==> flow/design.v <==
module logarithm #(
	parameter n = 16,
	parameter m = 24,
	parameter k = 5 ,
	parameter p = 24
) (
	input        clk  ,  
	input        reset,  
	input        start,
	input  [0:n] x    ,
	output [1:p] y    ,
	output reg   done
);
	reg [2:0] current_state;
	reg [2:0] next_state   ;
	wire      z_gt2        ;
	wire      i_positive   ;
	reg [2:0] sel_z        ;
	reg       load_z       ;
	reg       sel_i        ;
	reg       load_i       ;
	reg       shift_y      ;
	reg  [  m+1:0] z           ;
	wire [  m+1:0] trunc_square;
	wire [  m+1:0] trunc_div   ;
	wire [  m+1:0] z_input     ;
	reg  [  k-1:0] i           ;
	wire [  k-1:0] i_input     ;
	wire [  k-1:0] i_minus_1   ;
	reg  [    1:p] yy          ;
	wire [    m:0] mult_in     ;
	wire [2*m+1:0] mult_out    ;
	assign z_input = (sel_z == 2'd00) ?  {1'b0, x, {(m-n){1'd0}}} :
	(sel_z == 2'd01) ? 	trunc_square :
	trunc_div;
	assign mult_in     = z[m:0];
	assign mult_out     = mult_in * mult_in;
	assign trunc_square = mult_out[2*m+1:m];
	assign trunc_div    = {1'd0, z[m+1:1]};
	always @(posedge clk or negedge reset) begin : proc_z
		if(~reset) begin
			z <= 0;
		end else begin
			if (load_z == 1'b1)
				z <= z_input;
		end
	end
	assign i_input = sel_i ? i_minus_1 : p;
	assign i_minus_1 = i - 1;
	wire [15:0] binary_p = p;
	always @(posedge clk or negedge reset) begin : proc_i
		if(~reset) begin
			i <= 0;
		end else begin
			if (load_i == 1'b1)
				i <= i_input;
		end
	end
	always @(posedge clk or negedge reset) begin : proc_yy
		if(~reset) begin
			yy <= 0;
		end else begin
			if (shift_y == 1'b1)
				yy <= {yy[2:p], z[m+1]};
		end
	end
	always @(posedge clk or negedge reset) begin : proc_current_state
		if(~reset) begin
			current_state <= 0;
		end else begin
			current_state <= next_state;
		end
	end
	assign i_positive = i ? 1 : 0;
	assign z_gt2 = z[m+1];
	assign y = yy;
	always @(*) begin
		next_state = current_state;
		case (current_state)
			3'd0 : begin
				if (~start)
					next_state = 3'd1;
			end
			3'd1 : begin
				if (start)
					next_state = 3'd2;
			end
			3'd2 : begin
				next_state = 3'd3;
			end
			3'd3 : begin
				next_state = 3'd4;
			end
			3'd4 : begin
				if (z_gt2)
					next_state = 3'd5;
				else
					next_state = 3'd6;
			end
			3'd5 : begin
				next_state = 3'd6;
			end
			3'd6 : begin
				if (i_positive)
					next_state = 3'd3;
				else
					next_state = 3'd0;
			end
			default : next_state = 3'd0;
		endcase
	end
	always @(*) begin
		case (current_state)
			3'd0, 3'd1: begin
				sel_z   = 2'b00;
				load_z  = 1'b0;
				sel_i   = 1'b0;
				load_i  = 1'b0;
				shift_y = 1'b0;
				done    = 1'b1;
			end
			3'd2 : begin
				sel_z   = 2'b00;
				load_z  = 1'b1;
				sel_i   = 1'b0;
				load_i  = 1'b1;
				shift_y = 1'b0;
				done    = 1'b0;
			end
			3'd3 : begin
				sel_z   = 2'b01;
				load_z  = 1'b1;
				sel_i   = 1'b1;
				load_i  = 1'b1;
				shift_y = 1'b0;
				done    = 1'b0;
			end
			3'd4 : begin
				sel_z   = 2'b00;
				load_z  = 1'b0;
				sel_i   = 1'b0;
				load_i  = 1'b0;
				shift_y = 1'b1;
				done    = 1'b0;
			end
			3'd5 : begin
				sel_z   = 2'b10;
				load_z  = 1'b1;
				sel_i   = 1'b0;
				load_i  = 1'b0;
				shift_y = 1'b0;
				done    = 1'b0;
			end
			3'd6 : begin
				sel_z   = 2'b00;
				load_z  = 1'b0;
				sel_i   = 1'b0;
				load_i  = 1'b0;
				shift_y = 1'b0;
				done    = 1'b0;
			end
			default : begin
				sel_z   = 2'b00;
				load_z  = 1'b0;
				sel_i   = 1'b0;
				load_i  = 1'b0;
				shift_y = 1'b0;
				done    = 1'b0;
			end
		endcase
	end
endmodule
# --- Step by step through the tools: logarithm ---
# Tool output for the design above before and after an edit, in the order of the flow.
# "orig" refers to lines of the RTL above, "edited" to lines of the edited file.
# "diff": "edited" minus "orig" as printed here. "rel_change_pct": 100 x difference / "orig".
# Operators: Yosys type, input widths -> output width; for muxes data width and select width s.
# Library cell names are shortened.
inputs:
  design: "logarithm"
  clock_port: "clk"
  cell_library: "sky130hd"
  corner: "tt_025C_1v80"

# --- Edit of the RTL ---
# Unified diff, file above to edited file.
# A script made this edit. It changes what the design does and was not meant as an optimisation.
# begin of diff
@@ -47,5 +47,5 @@
 	end
 	assign i_input = sel_i ? i_minus_1 : p;
-	assign i_minus_1 = i - 1;
+	assign i_minus_1 = i + 1;
 	wire [15:0] binary_p = p;
 	always @(posedge clk or negedge reset) begin : proc_i
# end of diff

# --- Word-level counts ---
# Source: Yosys, flattened and elaborated, memories not mapped. Widths are those after wreduce. Registers that Yosys merges into a memory's read port (data or address) are not register bits. Print and check cells do not count. Equal cells are merged and count once.
bits:
  columns: ["element", "orig", "edited", "diff", "rel_change_pct"]
  rows:
  - ["mem_bits_rw", 0, 0, 0, null]
  - ["clocked_rd_ports_x_width", 0, 0, 0, null]
  - ["elab_cells", 37, 37, 0, 0.00]
  - ["latch_bits", 0, 0, 0, null]
  - ["rom_bits", 0, 0, 0, null]
  - ["reg_bits", 58, 58, 0, 0.00]
  - ["n_memories", 0, 0, 0, null]
  - ["output_inout_bits", 25, 25, 0, 0.00]
  - ["input_bits", 20, 20, 0, 0.00]
classes:
  columns: ["element", "orig", "edited", "diff", "rel_change_pct"]
  rows:
  - ["multipliers", 1, 1, 0, 0.00]
  - ["eq_ne", 9, 9, 0, 0.00]
  - ["n_shift", 0, 0, 0, null]
  - ["muxes", 15, 15, 0, 0.00]
  - ["n_cmp", 0, 0, 0, null]
  - ["addsub", 1, 1, 0, 0.00]
  - ["n_logic", 0, 0, 0, null]
  - ["reduce_and_logical", 7, 7, 0, 0.00]
  - ["div", 0, 0, 0, null]
op_table:
  columns: ["cell", "orig", "edited", "diff", "rel_change_pct"]
  rows:
  - ["$sub 5x1->5 const B", 1, 0, -1, -100.00]
  - ["$add 5x1->5 const B", 0, 1, 1, null]
  - ["$mux 1", 6, 6, 0, 0.00]
  - ["$eq 3x3->1 const B", 3, 3, 0, 0.00]
  - ["$eq 3x1->1 const B", 2, 2, 0, 0.00]
  - ["$eq 3x2->1 const B", 2, 2, 0, 0.00]
  - ["$logic_not 3->1", 2, 2, 0, 0.00]
  - ["$mux 2", 2, 2, 0, 0.00]
  - ["$mux 26", 2, 2, 0, 0.00]
  - ["$mux 3", 2, 2, 0, 0.00]
  - ["$ne 2x2->1 const B", 2, 2, 0, 0.00]
  - ["$reduce_or 2->1", 2, 2, 0, 0.00]
  - ["$mul 25x25->50", 1, 1, 0, 0.00]
  - ["$mux 5", 1, 1, 0, 0.00]
  - ["$pmux 2 s2", 1, 1, 0, 0.00]
  - ["$pmux 3 s7", 1, 1, 0, 0.00]
  - ["$reduce_and 2->1", 1, 1, 0, 0.00]
  - ["$reduce_bool 5->1", 1, 1, 0, 0.00]
  - ["$reduce_or 3->1", 1, 1, 0, 0.00]

# --- Longest topological paths ---
# Longest topological path by Yosys (ltp), each cell counted once; first at word level (registers and memories cut), then after technology mapping (sequential cells cut; the memories' decode and read muxes count).
depth:
  columns: ["element", "orig", "edited", "diff", "rel_change_pct"]
  rows:
  - ["word_depth", 5, 5, 0, 0.00]
  - ["ABC_AREA", "0", "0", null, null]
  - ["ltp_mapped", 28, 28, 0, 0.00]
  - ["ltp_nobuf", 26, 27, 1, 3.85]

# --- After synthesis ---
# The flow's flattened synthesis, as Yosys stat reports it; memories are mapped. The netlist is that of the ABC_AREA named above (0 if unset); the other value can give another one.
mapped:
  columns: ["element", "orig", "edited", "diff", "rel_change_pct"]
  rows:
  - ["synth_area_um2", 20145.6, 19911.6, -234.0, -1.16]
  - ["buf_cells", 80, 79, -1, -1.25]
  - ["flip_flops", 62, 62, 0, 0.00]
  - ["cells", 2182, 2128, -54, -2.47]
  - ["seqArea_um2", 1552.7, 1552.7, 0.0, 0.00]
by_type:
  columns: ["cell_type", "orig", "edited", "diff", "rel_change_pct"]
  rows:
  - ["nand2_1", 209, 184, -25, -11.96]
  - ["o21ai_0", 37, 13, -24, -64.86]
  - ["nor2_1", 68, 91, 23, 33.82]
  - ["and2_1", 106, 85, -21, -19.81]
  - ["a211oi_1", 3, 20, 17, 566.67]
  - ["a22oi_1", 9, 0, -9, -100.00]
  - ["clkbuf_1", 76, 69, -7, -9.21]
  - ["nand3_1", 15, 8, -7, -46.67]
  - ["a21oi_1", 54, 49, -5, -9.26]
  - ["o211ai_1", 9, 4, -5, -55.56]
  - ["a21o_1", 21, 17, -4, -19.05]
  - ["xor2_1", 13, 17, 4, 30.77]
  - ["mux2i_1", 10, 14, 4, 40.00]
  - ["a211o_1", 5, 1, -4, -80.00]
  - ["o21bai_1", 5, 9, 4, 80.00]
  - ["or3_1", 4, 0, -4, -100.00]
  - ["nor3b_1", 1, 5, 4, 400.00]
  - ["clkbuf_8", 0, 4, 4, null]
# The list need not be complete.

# --- Timing after synthesis ---
# Path of least setup slack by OpenSTA after synthesis, without wires, with an ideal clock, recovery checks aside; 20% of the period is set as input and as output delay. Where synthesis merged equal registers, the netlist keeps one of their names.
synth_timing:
  columns: ["element", "orig", "edited", "diff", "rel_change_pct"]
  rows:
  - ["kind", "reg-to-reg", "reg-to-reg", null, null]
  - ["from", "register z[12]", "register z[6]", null, null]
  - ["to", "register z[21]", "register z[23]", null, null]
  - ["tclk_ns", 9.0, 9.0, 0.0, 0.00]
  - ["n_path_buf", 2, 2, 0, 0.00]
  - ["slack_ns", 1.935, 2.022, 0.087, null]
  - ["launch_ns", 0.000, 0.000, 0.000, null]
  - ["required_ns", 8.896, 8.906, 0.010, 0.11]
  - ["driving_pins", 25, 27, 2, 8.00]
  - ["path_delay_ns", 7.065, 6.978, -0.087, -1.23]
  - ["t_arrival_ns", 6.961, 6.884, -0.077, -1.11]
  - ["setup_time_ns", 0.104, 0.094, -0.010, null]
  - ["period_less_setup_slack_ns", 7.065, 6.978, -0.087, -1.23]
# "path_delay_ns" is the arrival time less input delay plus setup time.
# "driving_pins" counts driving pins, that of a launching flip-flop among them; a cell with two outputs on the path counts twice.
# "period_less_setup_slack_ns" is the clock period less the worst setup slack; recovery checks do not enter. This is arithmetic on one report: input and output delays are still those of the set period (20% each).
# The rows between start and end are the longest chain of elaborated cells between them; the timing report does not say that the signal goes this way. Where chains are equally long, one stands for them.
# A line is the first line of the expression or statement that the cell stems from. Yosys adds cells for indexed reads and writes and turns some case tables into memories.
synth_between_orig:
  cell_sequence: "dfrtp_1 > clkbuf_1 > clkbuf_1 > nand2_1 > fa_1 > inv_1 > fa_1 > inv_1 > fa_1 > inv_1 > fa_1 > fa_1 > fa_1 > inv_1 > fa_1 > inv_1 > ha_1 > a21oi_1 > o21ai_0 > a211o_1 > a221oi_2 > a21oi_1 > o41ai_2 > mux2_1 > a221oi_1"
  elab_chain_cells: 3
  cone_cells: 3
  lines_between: 3
  classes_between: "mul (1); mux (2)"
synth_lines_orig:
  columns: ["element", "line", "text"]
  rows:
  - ["start: declaration", 23, "reg [ m+1:0] z ;"]
  - ["start: assignment", 42, "z <= 0;"]
  - ["start: assignment", 45, "z <= z_input;"]
  - ["$mul 25x25->50", 37, "assign mult_out = mult_in * mult_in;"]
  - ["$mux 26", 34, "(sel_z == 2'd01) ? trunc_square :"]
  - ["$mux 26", 33, "assign z_input = (sel_z == 2'd00) ? {1'b0, x, {(m-n){1'd0}}} :"]
  - ["end: assignment", 42, null]
  - ["end: assignment", 45, null]
  - ["end: declaration", 23, null]
synth_between_edited:
  cell_sequence: "dfrtp_1 > clkbuf_1 > clkbuf_1 > nand2_1 > fa_1 > inv_1 > fa_1 > fa_1 > inv_1 > fa_1 > inv_1 > fa_1 > fa_1 > inv_1 > fa_1 > inv_1 > ha_1 > and2_1 > a221o_1 > a21oi_2 > o21ai_1 > o31ai_2 > o21ai_2 > nand2_1 > a311o_1 > mux2_4 > a221oi_2"
  elab_chain_cells: 3
  cone_cells: 3
  lines_between: 3
  classes_between: "mul (1); mux (2)"
synth_lines_edited:
  columns: ["element", "line", "text"]
  rows:
  - ["start: declaration", 23, "reg [ m+1:0] z ;"]
  - ["start: assignment", 42, "z <= 0;"]
  - ["start: assignment", 45, "z <= z_input;"]
  - ["$mul 25x25->50", 37, "assign mult_out = mult_in * mult_in;"]
  - ["$mux 26", 34, "(sel_z == 2'd01) ? trunc_square :"]
  - ["$mux 26", 33, "assign z_input = (sel_z == 2'd00) ? {1'b0, x, {(m-n){1'd0}}} :"]
  - ["end: assignment", 42, null]
  - ["end: assignment", 45, null]
  - ["end: declaration", 23, null]

# --- Path in the finished layout ---
# From the final timing report of each run of pair A: the path of least setup slack in the routed layout; clock arrival at registers is part of the times.
layout_timing:
  columns: ["element", "orig", "edited", "diff", "rel_change_pct"]
  rows:
  - ["kind", "reg-to-reg", "reg-to-reg", null, null]
  - ["from", "register z[17]", "register z[16]", null, null]
  - ["to", "register z[21]", "register z[23]", null, null]
  - ["slack_ns", 0.28, 0.19, -0.09, null]
  - ["t_arrival_ns", 8.12, 8.22, 0.10, 1.23]
  - ["driving_pins", 23, 25, 2, 8.70]
  - ["tclk_ns", 8.17, 8.17, 0.00, 0.00]
  - ["launch_ns", 0.34, 0.34, 0.00, 0.00]
  - ["n_path_buf", 0, 0, 0, null]
  - ["setup_time_ns", 0.11, 0.09, -0.02, null]
  - ["required_ns", 8.40, 8.41, 0.01, 0.12]
# The rows between start and end are the longest chain of elaborated cells between them; the timing report does not say that the signal goes this way. Where chains are equally long, one stands for them.
layout_between_orig:
  cell_sequence: "dfrtp_1 > inv_1 > nor2_1 > fa_1 > inv_1 > fa_1 > fa_1 > inv_1 > fa_1 > fa_1 > fa_1 > inv_1 > fa_1 > inv_1 > ha_1 > a21oi_1 > o21ai_0 > a211o_1 > a221oi_2 > a21oi_1 > o41ai_2 > mux2_1 > a221oi_1"
  elab_chain_cells: 3
  cone_cells: 3
  lines_between: 3
  classes_between: "mul (1); mux (2)"
layout_lines_orig:
  columns: ["element", "line", "text"]
  rows:
  - ["start: declaration", 23, "reg [ m+1:0] z ;"]
  - ["start: assignment", 42, "z <= 0;"]
  - ["start: assignment", 45, "z <= z_input;"]
  - ["$mul 25x25->50", 37, "assign mult_out = mult_in * mult_in;"]
  - ["$mux 26", 34, "(sel_z == 2'd01) ? trunc_square :"]
  - ["$mux 26", 33, "assign z_input = (sel_z == 2'd00) ? {1'b0, x, {(m-n){1'd0}}} :"]
  - ["end: assignment", 42, null]
  - ["end: assignment", 45, null]
  - ["end: declaration", 23, null]
layout_between_edited:
  cell_sequence: "dfrtp_1 > clkinv_1 > nor2_1 > fa_1 > fa_1 > fa_1 > inv_1 > fa_1 > inv_1 > fa_1 > fa_1 > inv_1 > fa_1 > inv_1 > ha_1 > and2_1 > a221o_1 > a21oi_2 > o21ai_1 > o31ai_2 > o21ai_2 > nand2_1 > a311o_1 > mux2_4 > a221oi_2"
  elab_chain_cells: 3
  cone_cells: 3
  lines_between: 3
  classes_between: "mul (1); mux (2)"
layout_lines_edited:
  columns: ["element", "line", "text"]
  rows:
  - ["start: declaration", 23, "reg [ m+1:0] z ;"]
  - ["start: assignment", 42, "z <= 0;"]
  - ["start: assignment", 45, "z <= z_input;"]
  - ["$mul 25x25->50", 37, "assign mult_out = mult_in * mult_in;"]
  - ["$mux 26", 34, "(sel_z == 2'd01) ? trunc_square :"]
  - ["$mux 26", 33, "assign z_input = (sel_z == 2'd00) ? {1'b0, x, {(m-n){1'd0}}} :"]
  - ["end: assignment", 42, null]
  - ["end: assignment", 45, null]
  - ["end: declaration", 23, null]

# --- Layout results ---
# Runs of the flow (Yosys, OpenROAD) on both versions; the two runs of a pair have the same settings. The constraints put input and output delay at 20% of the set period each and load the outputs with 0.01 pF.
settings_pair_A:
  CORE_UTILIZATION: 40
  period_ns: 8.17
  CAP_MARGIN: 20
  CORE_MARGIN: 2
  SLEW_MARGIN: 20
measured_pair_A:
  columns: ["element", "orig", "edited", "diff", "rel_change_pct"]
  rows:
  - ["timing.setup.tns_ns", 0.000, 0.000, 0.000, null]
  - ["layout_utilization_frac", 0.437, 0.438, 0.001, null]
  - ["fin_hold_ws_ns", 0.472, 0.476, 0.004, null]
  - ["totalPower_mw", 0.6923, 0.6841, -0.0082, -1.18]
  - ["post_synth_area_um2", 20145.6, 19911.6, -234.0, -1.16]
  - ["die_area_um2", 52175.7, 51579.0, -596.7, -1.14]
  - ["final_stdcell_area_um2", 21810.9, 21495.6, -315.3, -1.45]
  - ["ws_setup_ns", 0.281, 0.194, -0.087, null]
  - ["timing.achieved_period_ns", 7.889, 7.976, 0.087, 1.10]
settings_pair_B:
  CORE_ASPECT_RATIO: 0.81
  CORE_MARGIN: 8
  CORE_UTILIZATION: 18
  CTS_CLUSTER_SIZE: 92
  PLACE_DENSITY_LB_ADDON: 0.17
  SETUP_SLACK_MARGIN: 0.28
  TNS_END_PERCENT: 70
  period_ns: 9.34
  CAP_MARGIN: 20
  SLEW_MARGIN: 20
measured_pair_B:
  columns: ["element", "orig", "edited", "diff", "rel_change_pct"]
  rows:
  - ["timing.setup.tns_ns", 0.000, 0.000, 0.000, null]
  - ["layout_utilization_frac", 0.205, 0.205, 0.000, null]
  - ["fin_hold_ws_ns", 0.472, 0.456, -0.016, null]
  - ["totalPower_mw", 0.6464, 0.6542, 0.0078, 1.21]
  - ["post_synth_area_um2", 20145.6, 19911.6, -234.0, -1.16]
  - ["die_area_um2", 122941.0, 121577.0, -1364.0, -1.11]
  - ["final_stdcell_area_um2", 22780.6, 22437.8, -342.8, -1.50]
  - ["ws_setup_ns", 1.064, 0.992, -0.072, null]
  - ["timing.achieved_period_ns", 8.276, 8.348, 0.072, 0.87]
# "timing.achieved_period_ns" = clock period - worst setup slack. The figure is calculated, with input and output delays left at 20% of the set period.
# "totalPower_mw": no workload was simulated; the value follows from the tool's default switching activity.
